==> flow/design.v <==
module AXI_MASTER(
    input ACLK,
    input ARESETN,
    input              AWREADY,
    output reg         AWVALID,
    output reg [31:0]  AWADDR,
    input              WREADY,
    output reg         WVALID,
    output reg [31:0]  WDATA,
    output reg [3:0 ]  WSTRB,
    input              BVALID,
    input      [1:0]   BRESP,
    output reg         BREADY,
    output reg         READY,
    input              ARREADY,
    output reg         ARVALID,
    output reg [31:0]  ARADDR,
    input               RREADY,
    output reg          RVALID,
    input      [31:0]   RDATA,
    input      [31:0]  C_ADRR,
    input      [31:0]  C_DATA,
    input              C_VALID,
    input              C_VALID_R,
    input      [31:0]  C_ADRR_R,
    output     [31:0]  C_DATA_READ,
    input      [3:0 ]  C_STRB
    );
    parameter   AW_IDLE     =    2'b01;
    parameter   AW_VALID    =    2'b10;
    reg      [1:0 ]  AW_STATE, AW_NEXT_STATE;
    reg      [31:0]  AW_DATA;
    always @(posedge ACLK or negedge ARESETN) begin
        if (!ARESETN) begin
            AW_STATE <= AW_IDLE;
        end
        else begin
            AW_STATE <= AW_NEXT_STATE;
        end    
    end
    always @(negedge ACLK) begin
        if (!ARESETN) begin
            AW_NEXT_STATE <= AW_IDLE;
            AWVALID       <= 0;
            AWADDR        <= 0;
        end
        else begin
            case (AW_STATE)
                AW_IDLE : begin
                    AWVALID <= 0;
                    if (C_VALID) begin
                        AW_NEXT_STATE <= AW_VALID;
                        AW_DATA <= C_ADRR;
                    end
                end
                AW_VALID : begin
                    AWVALID <= 1;
                    AWADDR <= AW_DATA;
                    if ( AWVALID && AWREADY ) begin
                        AW_NEXT_STATE <= AW_IDLE;
                         AWVALID <= 0;
                    end
                end
            endcase
        end
    end
    parameter   W_IDLE     =    2'b01;
    parameter   W_VALID    =    2'b10;
    reg      [1:0 ] W_STATE, W_NEXT_STATE;
    reg      [31:0] W_DATA;
    reg      [3: 0] W_STRB;
        always @(posedge ACLK or negedge ARESETN) begin
        if (!ARESETN) begin
            W_STATE     <= W_IDLE;
        end
        else begin
            W_STATE     <= W_NEXT_STATE;
        end    
    end
    always @(negedge ACLK) begin
        if (!ARESETN) begin
            W_NEXT_STATE <= W_IDLE;
            WVALID       <= 0;
            WDATA        <= 0;
            WSTRB        <= 0;
        end
        else begin
            case (W_STATE)
                W_IDLE : begin
                    WVALID   <= 0;
                    if (C_VALID) begin
                        W_NEXT_STATE <= W_VALID;
                        W_DATA  <= C_DATA;
                        W_STRB  <= C_STRB;
                    end
                end
                W_VALID : begin
                    WVALID   <= 1;
                    WDATA    <= W_DATA;
                    WSTRB    <= W_STRB;
                    if (WVALID && WREADY) begin
                        W_NEXT_STATE <= W_IDLE;
                        WVALID   <= 0;
                    end
                end
            endcase
        end
    end
    parameter   B_IDLE     =    2'b01;
    parameter   B_VALID    =    2'b10;
    reg      [1:0] B_STATE, B_NEXT_STATE;
    reg      [1:0] B_DATA;
    always @(posedge ACLK or negedge ARESETN) begin
        if (!ARESETN) begin
            B_STATE      <= B_IDLE;
        end
        else begin
            B_STATE      <= B_NEXT_STATE;
        end    
    end
    always @(negedge ACLK) begin
        if (!ARESETN) begin
            B_NEXT_STATE <= B_IDLE;
            BREADY       <= 0;
            READY        <= 0;
        end
        else begin
            case (B_STATE)
                B_IDLE : begin
                    BREADY   <= 0;
                    if (WVALID) begin
                        B_NEXT_STATE <= B_VALID;
                    end
                end
                B_VALID : begin
                    BREADY   <= 1;
                    if (BVALID && BREADY) begin
                        B_NEXT_STATE <= B_IDLE;
                        B_DATA       <= BRESP;
                        READY        <= 1'b1;
                    end
                end
            endcase
        end
    end
    parameter   AR_IDLE     =    2'b01;
    parameter   AR_VALID    =    2'b10;
    reg         [1:0]  AR_STATE, AR_NEXT_STATE;          
    reg         [31:0] AR_ADDR_SAVE_DATA;
    always @(posedge ACLK or negedge ARESETN) begin
        if (!ARESETN) begin
            AR_STATE <= AR_IDLE;
        end
        else begin
            AR_STATE <= AR_NEXT_STATE;
        end
    end
    always @(negedge ACLK) begin
        if (!ARESETN) begin
            AR_NEXT_STATE <= AR_IDLE;
            AR_ADDR_SAVE_DATA <= 0;
            ARVALID <= 0;
        end
        else begin
            case(AR_STATE)
                AR_IDLE : begin
                    ARVALID <= 0;
                    if(C_VALID_R) begin
                        AR_NEXT_STATE <= AR_VALID;
                        AR_ADDR_SAVE_DATA <= C_ADRR_R;
                    end
                end
                AR_VALID : begin
                    ARVALID <= 1;
                    ARADDR <= AR_ADDR_SAVE_DATA;
                    if(ARVALID && ARREADY) begin
                        AR_NEXT_STATE <= AR_IDLE;
                        ARVALID <= 0;
                    end
                end
            endcase
        end
    end
    parameter   R_IDLE      =   3'b001;
    parameter   R_VALID     =   3'b010;
    parameter   R_SAVE      =   3'b100;
    reg             [2:0]  R_STATE, R_NEXT_STATE;
    reg             [31:0] R_SAVE_DATA;
    reg             [31:0] R_MASTER_DATA;
    assign C_DATA_READ = R_MASTER_DATA;
    always @(posedge ACLK or negedge ARESETN) begin
        if(!ARESETN)begin
            R_STATE <= R_IDLE;
        end
        else begin
            R_STATE <= R_NEXT_STATE;
        end
    end
    always @(negedge ACLK) begin
        if(!ARESETN)begin
            R_NEXT_STATE <= R_IDLE;
            R_SAVE_DATA <= 0;
            RVALID <= 0;
        end
        else begin
            case(R_STATE)
                R_IDLE : begin
                    RVALID <= 0;
                    R_MASTER_DATA <= R_SAVE_DATA;
                    if(C_VALID_R) begin
                        R_NEXT_STATE <= R_VALID;
                    end
                end
                R_VALID : begin
                    RVALID <= 1;
                    if(RVALID && RREADY) begin
                        R_NEXT_STATE <= R_SAVE;
                        RVALID <= 0;
                    end
                end
                R_SAVE : begin
                    R_SAVE_DATA <= RDATA;
                    if(!RVALID) begin
                        R_NEXT_STATE <= R_IDLE;
                    end
                end
            endcase
        end
    end
endmodule
module AXI_SLAVE(
    input ACLK,
    input ARESETN,
    output reg        AWREADY,
    input             AWVALID,
    input      [31:0] AWADDR,
    output reg        WREADY,
    input             WVALID,
    input      [31:0] WDATA,
    input      [3:0 ] WSTRB,
    output reg       BVALID,
    output reg [1:0] BRESP,
    input            BREADY,
    output reg       ARREADY,
    input            ARVALID,
    input     [31:0] ARADDR,
    output reg      RREADY,
    input           RVALID,
    output  [31:0]  RDATA
    );
    parameter   AW_IDLE     =    2'b01;
    parameter   AW_VALID    =    2'b10;
    reg      [1:0 ]  AW_STATE, AW_NEXT_STATE;
    reg      [31:0]  AW_ADDR_SAVE_DATA;
    always @(posedge ACLK or negedge ARESETN) begin
        if (!ARESETN) begin
            AW_STATE <= AW_IDLE;
        end
        else begin
            AW_STATE <= AW_NEXT_STATE;
        end    
    end
    always @(negedge ACLK) begin
        if (!ARESETN) begin
            AW_NEXT_STATE <= AW_IDLE;
            AWREADY       <= 0;
            AW_ADDR_SAVE_DATA <= 0;
        end
        else begin
            case (AW_STATE)
                AW_IDLE : begin
                    AWREADY <= 0;
                    if (AWVALID) begin
                        AW_NEXT_STATE <= AW_VALID;
                    end
                end
                AW_VALID : begin
                    AWREADY <= 1;
                    if ( AWVALID && AWREADY ) begin
                        AW_NEXT_STATE <= AW_IDLE;
                        AW_ADDR_SAVE_DATA <= AWADDR;
                        AWREADY       <= 0;
                    end
                end
            endcase
        end
    end
    parameter   W_IDLE     =    3'b001;
    parameter   W_VALID    =    3'b010;
    parameter   W_SAVE     =    3'b100;
    reg      [2:0]  W_STATE, W_NEXT_STATE;
    reg      [31:0] W_SAVE_DATA;
    reg      [3:0]  W_STRB_REG;
    reg      [7:0] slave_mem [0:31];
    wire     [31:0] W_ADDR0 = AW_ADDR_SAVE_DATA;
    wire     [31:0] W_ADDR1 = AW_ADDR_SAVE_DATA + 32'd1;
    wire     [31:0] W_ADDR2 = AW_ADDR_SAVE_DATA + 32'd2;
    wire     [31:0] W_ADDR3 = AW_ADDR_SAVE_DATA + 32'd3;
        always @(posedge ACLK or negedge ARESETN) begin
            if(!ARESETN) begin
                W_STATE <= W_IDLE;
            end
            else begin
                W_STATE <= W_NEXT_STATE;
            end
        end
    always @(negedge ACLK) begin
        if (!ARESETN) begin
            W_NEXT_STATE <= W_IDLE;
            W_SAVE_DATA  <= 0;
            W_STRB_REG        <= 0;
            WREADY       <= 0;
        end
        else begin
            case (W_STATE)
                W_IDLE : begin
                    WREADY   <= 0;
                    if (WVALID) begin
                        W_NEXT_STATE <= W_VALID;
                    end
                end
                W_VALID : begin
                    WREADY   <= 1;
                    if (WVALID && WREADY) begin
                        WREADY   <= 0;
                        W_NEXT_STATE <= W_SAVE;
                        W_SAVE_DATA  <= WDATA;
                        W_STRB_REG <= WSTRB;
                    end
                end
                W_SAVE : begin
                    if(W_STRB_REG[0] && W_ADDR0 < 32) begin
                    slave_mem[W_ADDR0[4:0]] <= W_SAVE_DATA[7:0];     
                    end
                    if(W_STRB_REG[1] && W_ADDR1 < 32) begin
                    slave_mem[W_ADDR1[4:0]] <= W_SAVE_DATA[15:8];    
                    end
                    if(W_STRB_REG[2] && W_ADDR2 < 32) begin
                    slave_mem[W_ADDR2[4:0]] <= W_SAVE_DATA[23:16];   
                    end
                    if(W_STRB_REG[3] && W_ADDR3 < 32) begin
                    slave_mem[W_ADDR3[4:0]] <= W_SAVE_DATA[31:24];   
                    end
                    if (!WREADY) begin
                        W_NEXT_STATE <= W_IDLE;
                    end
                end
            endcase
        end
    end
    parameter   B_IDLE     =    2'b01;
    parameter   B_VALID    =    2'b10;
    reg      [1:0] B_STATE, B_NEXT_STATE;
    reg      [1:0] B_DATA;
    always @(posedge ACLK or negedge ARESETN) begin
        if (!ARESETN) begin
            B_STATE      <= B_IDLE;
        end
        else begin
            B_STATE      <= B_NEXT_STATE;
        end    
    end
    always @(negedge ACLK) begin
        if (!ARESETN) begin
            B_NEXT_STATE <= B_IDLE;
            BVALID       <= 0;
            B_DATA       <= 0;
            BRESP        <= 0;
        end
        else begin
            case (B_STATE)
                B_IDLE : begin
                    BVALID   <= 0;
                    if (WVALID && WREADY) begin
                        B_NEXT_STATE <= B_VALID;
                        BRESP <= 2'b00;
                    end
                end
                B_VALID : begin
                    BVALID   <= 1;
                    if (BVALID && BREADY) begin
                        B_NEXT_STATE <= B_IDLE;
                    end
                end
            endcase
        end
    end
    parameter   AR_IDLE     =   2'b01;
    parameter   AR_VALID    =   2'b10;
    reg         [1:0]  AR_STATE, AR_NEXT_STATE;
    reg         [31:0] AR_ADDR_SAVE_DATA;
    always @(posedge ACLK or negedge ARESETN) begin
        if(!ARESETN) begin
            AR_STATE <= AR_IDLE;
        end
        else begin
            AR_STATE <= AR_NEXT_STATE;
        end
    end
    always @(negedge ACLK) begin
        if(!ARESETN) begin
            AR_NEXT_STATE <= AR_IDLE;
            AR_ADDR_SAVE_DATA <= 0;
            ARREADY <= 0;
        end
        else begin
            case(AR_STATE)
                AR_IDLE : begin
                    ARREADY <= 0;
                    if(ARVALID)begin
                        AR_NEXT_STATE <= AR_VALID;
                        AR_ADDR_SAVE_DATA <= ARADDR;
                    end
                end
                AR_VALID : begin
                    ARREADY <= 1;
                    if(ARVALID && ARREADY) begin
                        AR_NEXT_STATE <= AR_IDLE;
                        ARREADY <= 0;
                    end
                end
            endcase
        end
    end
    parameter   R_IDLE      =   3'b001;
    parameter   R_VALID     =   3'b010;
    parameter   R_SAVE      =   3'b010;
    reg             [2:0]  R_STATE, R_NEXT_STATE;
    reg             [31:0] R_SAVE_DATA;
    wire     [31:0] R_ADDR0 = AR_ADDR_SAVE_DATA;
    wire     [31:0] R_ADDR1 = AR_ADDR_SAVE_DATA + 32'd1;
    wire     [31:0] R_ADDR2 = AR_ADDR_SAVE_DATA + 32'd2;
    wire     [31:0] R_ADDR3 = AR_ADDR_SAVE_DATA + 32'd3;
    wire     [7:0]  R_BYTE0 = (R_ADDR0 < 32) ? slave_mem[R_ADDR0[4:0]] : 8'd0;
    wire     [7:0]  R_BYTE1 = (R_ADDR1 < 32) ? slave_mem[R_ADDR1[4:0]] : 8'd0;
    wire     [7:0]  R_BYTE2 = (R_ADDR2 < 32) ? slave_mem[R_ADDR2[4:0]] : 8'd0;
    wire     [7:0]  R_BYTE3 = (R_ADDR3 < 32) ? slave_mem[R_ADDR3[4:0]] : 8'd0;
    assign RDATA = R_SAVE_DATA;   
    always @(posedge ACLK or negedge ARESETN) begin
        if(!ARESETN) begin
            R_STATE <= R_IDLE;
        end
        else begin
            R_STATE <= R_NEXT_STATE;
        end
    end
    always @(negedge ACLK or negedge ARESETN) begin
        if(!ARESETN) begin
            R_NEXT_STATE <= R_IDLE;
            RREADY <= 0;
        end
        else begin
            case(R_STATE)
                R_IDLE : begin
                RREADY <= 0;
                    if(RVALID) begin
                        R_NEXT_STATE <= R_VALID;
                    end
                end
                R_VALID: begin
                RREADY <= 1;
                    if (RVALID && RREADY) begin
                        R_SAVE_DATA <= {R_BYTE3, R_BYTE2, R_BYTE1, R_BYTE0};
                        RREADY <= 0;
                        R_NEXT_STATE <= R_IDLE;
                    end
                end
            endcase
        end
    end
endmodule
module AXI_LITE_PROJ #(
    parameter   ADDRESS     =   32,
    parameter   DATA_WIDTH  =   32
)
(
    input                   clk,
    input                   reset_n,
    input      [31:0]       C_ADRR,
    input      [31:0]       C_DATA,
    input                   C_VALID,
    input                   C_VALID_R,
    input      [31:0]       C_ADRR_R,
    output     [31:0]       C_DATA_READ,
    input      [3:0 ]       C_STRB,
    output reg              READY_S
);
 wire                       S_AWREADY;
 wire                       M_AWVALID;
 wire          [31: 0]      M_AWADDR;
 wire                       S_WREADY;
 wire                       M_WVALID;
 wire          [31: 0]      M_WDATA;
 wire                       S_BVALID;
 wire          [1 : 0]      S_BRESP;
 wire                       M_BREADY;
 wire                       S_ARREADY;
 wire                       M_ARVALID;
 wire          [31: 0]      M_ARADDR;
 wire                       S_RREADY;
 wire                       M_RVALID;
 wire          [31: 0]      S_RDATA;
 wire          [3 : 0]      M_WSTRB;
 wire                       READY;
always @(*) READY_S = READY;
 AXI_MASTER            AXI_M(
    .ACLK(clk),
    .ARESETN(reset_n),
    .AWREADY(S_AWREADY),
    .AWVALID(M_AWVALID),
    .AWADDR(M_AWADDR),
    .WREADY(S_WREADY),
    .WVALID(M_WVALID),
    .WDATA(M_WDATA),
    .WSTRB(M_WSTRB),
    .BVALID(S_BVALID),
    .BRESP(S_BRESP),
    .BREADY(M_BREADY),
    .READY(READY),
    .ARREADY(S_ARREADY),
    .ARVALID(M_ARVALID),
    .ARADDR(M_ARADDR),
    .RREADY(S_RREADY),
    .RVALID(M_RVALID),
    .RDATA(S_RDATA),
    .C_ADRR(C_ADRR),
    .C_DATA(C_DATA),
    .C_VALID(C_VALID),
    .C_VALID_R(C_VALID_R),
    .C_ADRR_R(C_ADRR_R),
    .C_DATA_READ(C_DATA_READ),
    .C_STRB(C_STRB)
    );
AXI_SLAVE               AXI_S(
    .ACLK(clk),
    .ARESETN(reset_n),
    .AWREADY(S_AWREADY),
    .AWVALID(M_AWVALID),
    .AWADDR(M_AWADDR),
    .WREADY(S_WREADY),
    .WVALID(M_WVALID),
    .WDATA(M_WDATA),
    .WSTRB(M_WSTRB),
    .BVALID(S_BVALID),
    .BRESP(S_BRESP),
    .BREADY(M_BREADY),
    .ARREADY(S_ARREADY),
    .ARVALID(M_ARVALID),
    .ARADDR(M_ARADDR),
    .RREADY(S_RREADY),
    .RVALID(M_RVALID),
    .RDATA(S_RDATA)
    );
endmodule
=== From RTL to reports: AXI_LITE_PROJ ===
Tool output for the design above, in the order of the flow.
Lines are those of the file above, counted from 1.
Operators carry their Yosys type and port widths (W data, S select, Z words).
Library cell names are shortened.
The mark n/a stands for no value.

* Top module: AXI_LITE_PROJ
* Clock port: clk
* Standard-cell library: sky130hd
* Timing corner: tt_025C_1v80

=== Word-level counts ===
Yosys after proc, flatten, opt, wreduce and memory -nomap, before mapping. Memory bits, and registers merged into a memory's read port (data or address), are not among the register bits. Print and check cells are not counted. Equal cells are merged and count once.
Memory sizes are those after Yosys's memory passes, which may raise the word count (mostly to a power of two), join words into wider ones and drop unused or constant bits.

* Flip-flop bits (word level): 421
* Bits in writable memories: 256
* Word width x clocked read ports: 32
* Memories kept: 1
* Input bits: 104

* $add $sub $neg: 6
* Magnitude comparators: 8
* Eq/ne operators: 44
* Muxes and demuxes: 78
* Reductions and logical operators: 45

{| class="wikitable"
|+ Memories
! name !! words !! bits a word !! rd ports !! wr ports !! line !! RTL
|-
| AXI_S.slave_mem || 32 || 8 || 4 || 4 || 294 || <nowiki>reg      [7:0] slave_mem [0:31];</nowiki>
|}

{| class="wikitable"
|+ Operators with widths
! operator !! number
|-
| $lt A32 B6 Y1 const B || 8
|-
| $add A32 B2 Y32 const B || 4
|-
| $mux W8 || 12
|-
| $add A32 B1 Y32 const B || 2
|-
| $mux W5 || 12
|-
| $reduce_and A3 Y1 || 11
|-
| $pmux W2 S2 || 7
|-
| $ne A2 B1 Y1 const B || 12
|-
| $mux W3 || 8
|-
| $ne A2 B2 Y1 const B || 10
|-
| $reduce_bool A2 Y1 || 10
|-
| $pmux W1 S2 || 10
|-
| $mux W2 || 10
|-
| $pmux W3 S3 || 2
|-
| $mux W1 || 16
|-
| $eq A2 B1 Y1 const B || 7
|-
| $eq A2 B2 Y1 const B || 7
|-
| $reduce_and A2 Y1 || 7
|-
| $logic_and A1 B1 Y1 || 9
|-
| $eq A3 B1 Y1 const B || 3
|-
| $eq A3 B2 Y1 const B || 3
|-
| $reduce_and A4 Y1 || 2
|-
| $eq A3 B3 Y1 const B || 2
|-
| $reduce_bool A3 Y1 || 2
|-
| $pmux W3 S2 || 1
|-
| $logic_not A1 Y1 || 4
|}

=== Depth ===
Yosys ltp: most cells in a row. Word level: on the elaborated netlist, between registers, memories and ports. Mapped: between sequential cells and ports; inverters and the memories' decode and read muxes count.

* Depth after elaboration: 6
* ABC_AREA: 0
* Gate-level depth with buffers: 15

=== After synthesis ===
The flow's flattened synthesis, as Yosys stat reports it; memories are mapped. The netlist is that of the ABC_AREA named above (0 if unset); the other value can give another one.

{| class="wikitable"
|+ Cell types
! cell !! number
|-
| edfxtp_1 || 420
|-
| mux4_2 || 320
|-
| dfxtp_1 || 262
|-
| mux2i_1 || 446
|-
| nand2_1 || 558
|-
| clkbuf_1 || 268
|-
| o221a_1 || 80
|-
| a21oi_1 || 169
|-
| a21boi_0 || 104
|-
| mux2_1 || 55
|-
| nor2_1 || 156
|-
| o22ai_1 || 77
|-
| nor4_4 || 18
|-
| xnor2_1 || 42
|-
| nand3_1 || 73
|-
| nand4_1 || 56
|-
| nor2b_1 || 53
|-
| nor3_1 || 65
|}

Not listed: further types 76, cells in them 775.

* Cell count: 3997
* Cell area after synthesis: 45384.8 sq um
* Flip-flop cells: 707
* Buffer cells: 378

The figures by module come from a second, unflattened synthesis with its own total; it is not the netlist above.

* Cell total of the unflattened synthesis: 4262
* Area (unflattened synthesis): 45692.6 sq um

Each row is one instance without its submodules.

{| class="wikitable"
|+ Modules
! module !! instances !! cells !! area (sq um)
|-
| AXI_SLAVE || 1 || 3522 || 35943.2
|-
| AXI_MASTER || 1 || 740 || 9749.4
|-
| AXI_LITE_PROJ || 1 || 0 || 0.0
|}

## Implementation results

Settings and measured results of 5 stored flow runs for module AXI_LITE_PROJ (sky130hd), not sorted in any way. The constraints put input and output delay at 20% of the set period each and load the outputs with 0.01 pF.
"power consumption": no workload was simulated; the value follows from the tool's default switching activity.

=== Entry A ===
{| class="wikitable"
! Setting !! Value
|-
| CELL_PAD_IN_SITES_GLOBAL_PLACEMENT || 2
|-
| CORE_UTILIZATION || 67
|-
| CTS_CLUSTER_SIZE || 46
|-
| GPL_TIMING_DRIVEN || 0
|-
| MIN_ROUTING_LAYER || met1
|-
| PLACE_DENSITY || 0.41
|-
| TNS_END_PERCENT || 30
|-
| period_ns || 11.3
|-
| CAP_MARGIN || 20
|-
| CORE_MARGIN || 2
|-
| SLEW_MARGIN || 20
|}
Incomplete, placement halted on GPL-0301.

=== Entry B ===
{| class="wikitable"
! Setting !! Value
|-
| ABC_AREA || 1
|-
| CAP_MARGIN || 25
|-
| CORE_ASPECT_RATIO || 1.02
|-
| CORE_MARGIN || 2
|-
| CORE_UTILIZATION || 40
|-
| CTS_CLUSTER_SIZE || 56
|-
| PLACE_DENSITY || 0.63
|-
| period_ns || 5.31
|-
| SLEW_MARGIN || 20
|-
! Result !! Value
|-
| Power consumption || 0.018546 W
|-
| Full die area || 127153.0 sq um
|-
| Setup total negative slack || -35438 ps
|-
| Area of the synthesized netlist || 49726.4 sq um
|-
| Lowest hold slack || 415 ps
|-
| Utilization after layout || 0.498
|-
| Worst slack on setup checks || -192 ps
|-
| Standard-cell area after routing || 61435.2 sq um
|}

=== Entry C ===
{| class="wikitable"
! Setting !! Value
|-
| CORE_UTILIZATION || 40
|-
| PLACE_DENSITY || 0.6
|-
| period_ns || 9.48
|-
| CAP_MARGIN || 20
|-
| CORE_MARGIN || 2
|-
| SLEW_MARGIN || 20
|-
! Result !! Value
|-
| Power consumption || 0.008551 W
|-
| Full die area || 116172.0 sq um
|-
| Setup total negative slack || 0 ps
|-
| Area of the synthesized netlist || 45384.8 sq um
|-
| Lowest hold slack || 416 ps
|-
| Utilization after layout || 0.493
|-
| Worst slack on setup checks || 436 ps
|-
| Standard-cell area after routing || 55413.1 sq um
|}

=== Entry D ===
{| class="wikitable"
! Setting !! Value
|-
| CAP_MARGIN || 40
|-
| CELL_PAD_IN_SITES_GLOBAL_PLACEMENT || 3
|-
| PLACE_DENSITY_LB_ADDON || 0.13
|-
| SETUP_SLACK_MARGIN || 0.43
|-
| SLEW_MARGIN || 10
|-
| period_ns || 7.69
|-
| CORE_MARGIN || 2
|-
| CORE_UTILIZATION || 40
|-
! Result !! Value
|-
| Power consumption || 0.01089 W
|-
| Full die area || 116172.0 sq um
|-
| Setup total negative slack || 0 ps
|-
| Area of the synthesized netlist || 45384.8 sq um
|-
| Lowest hold slack || 418 ps
|-
| Utilization after layout || 0.516
|-
| Worst slack on setup checks || 116 ps
|-
| Standard-cell area after routing || 58031.9 sq um
|}

=== Entry E ===
{| class="wikitable"
! Setting !! Value
|-
| CORE_UTILIZATION || 40
|-
| PLACE_DENSITY || 0.6
|-
| period_ns || 10.0
|-
| CAP_MARGIN || 20
|-
| CORE_MARGIN || 2
|-
| SLEW_MARGIN || 20
|-
! Result !! Value
|-
| Power consumption || 0.008162 W
|-
| Full die area || 116172.0 sq um
|-
| Setup total negative slack || 0 ps
|-
| Area of the synthesized netlist || 45384.8 sq um
|-
| Lowest hold slack || 418 ps
|-
| Utilization after layout || 0.492
|-
| Worst slack on setup checks || 572 ps
|-
| Standard-cell area after routing || 55341.8 sq um
|}
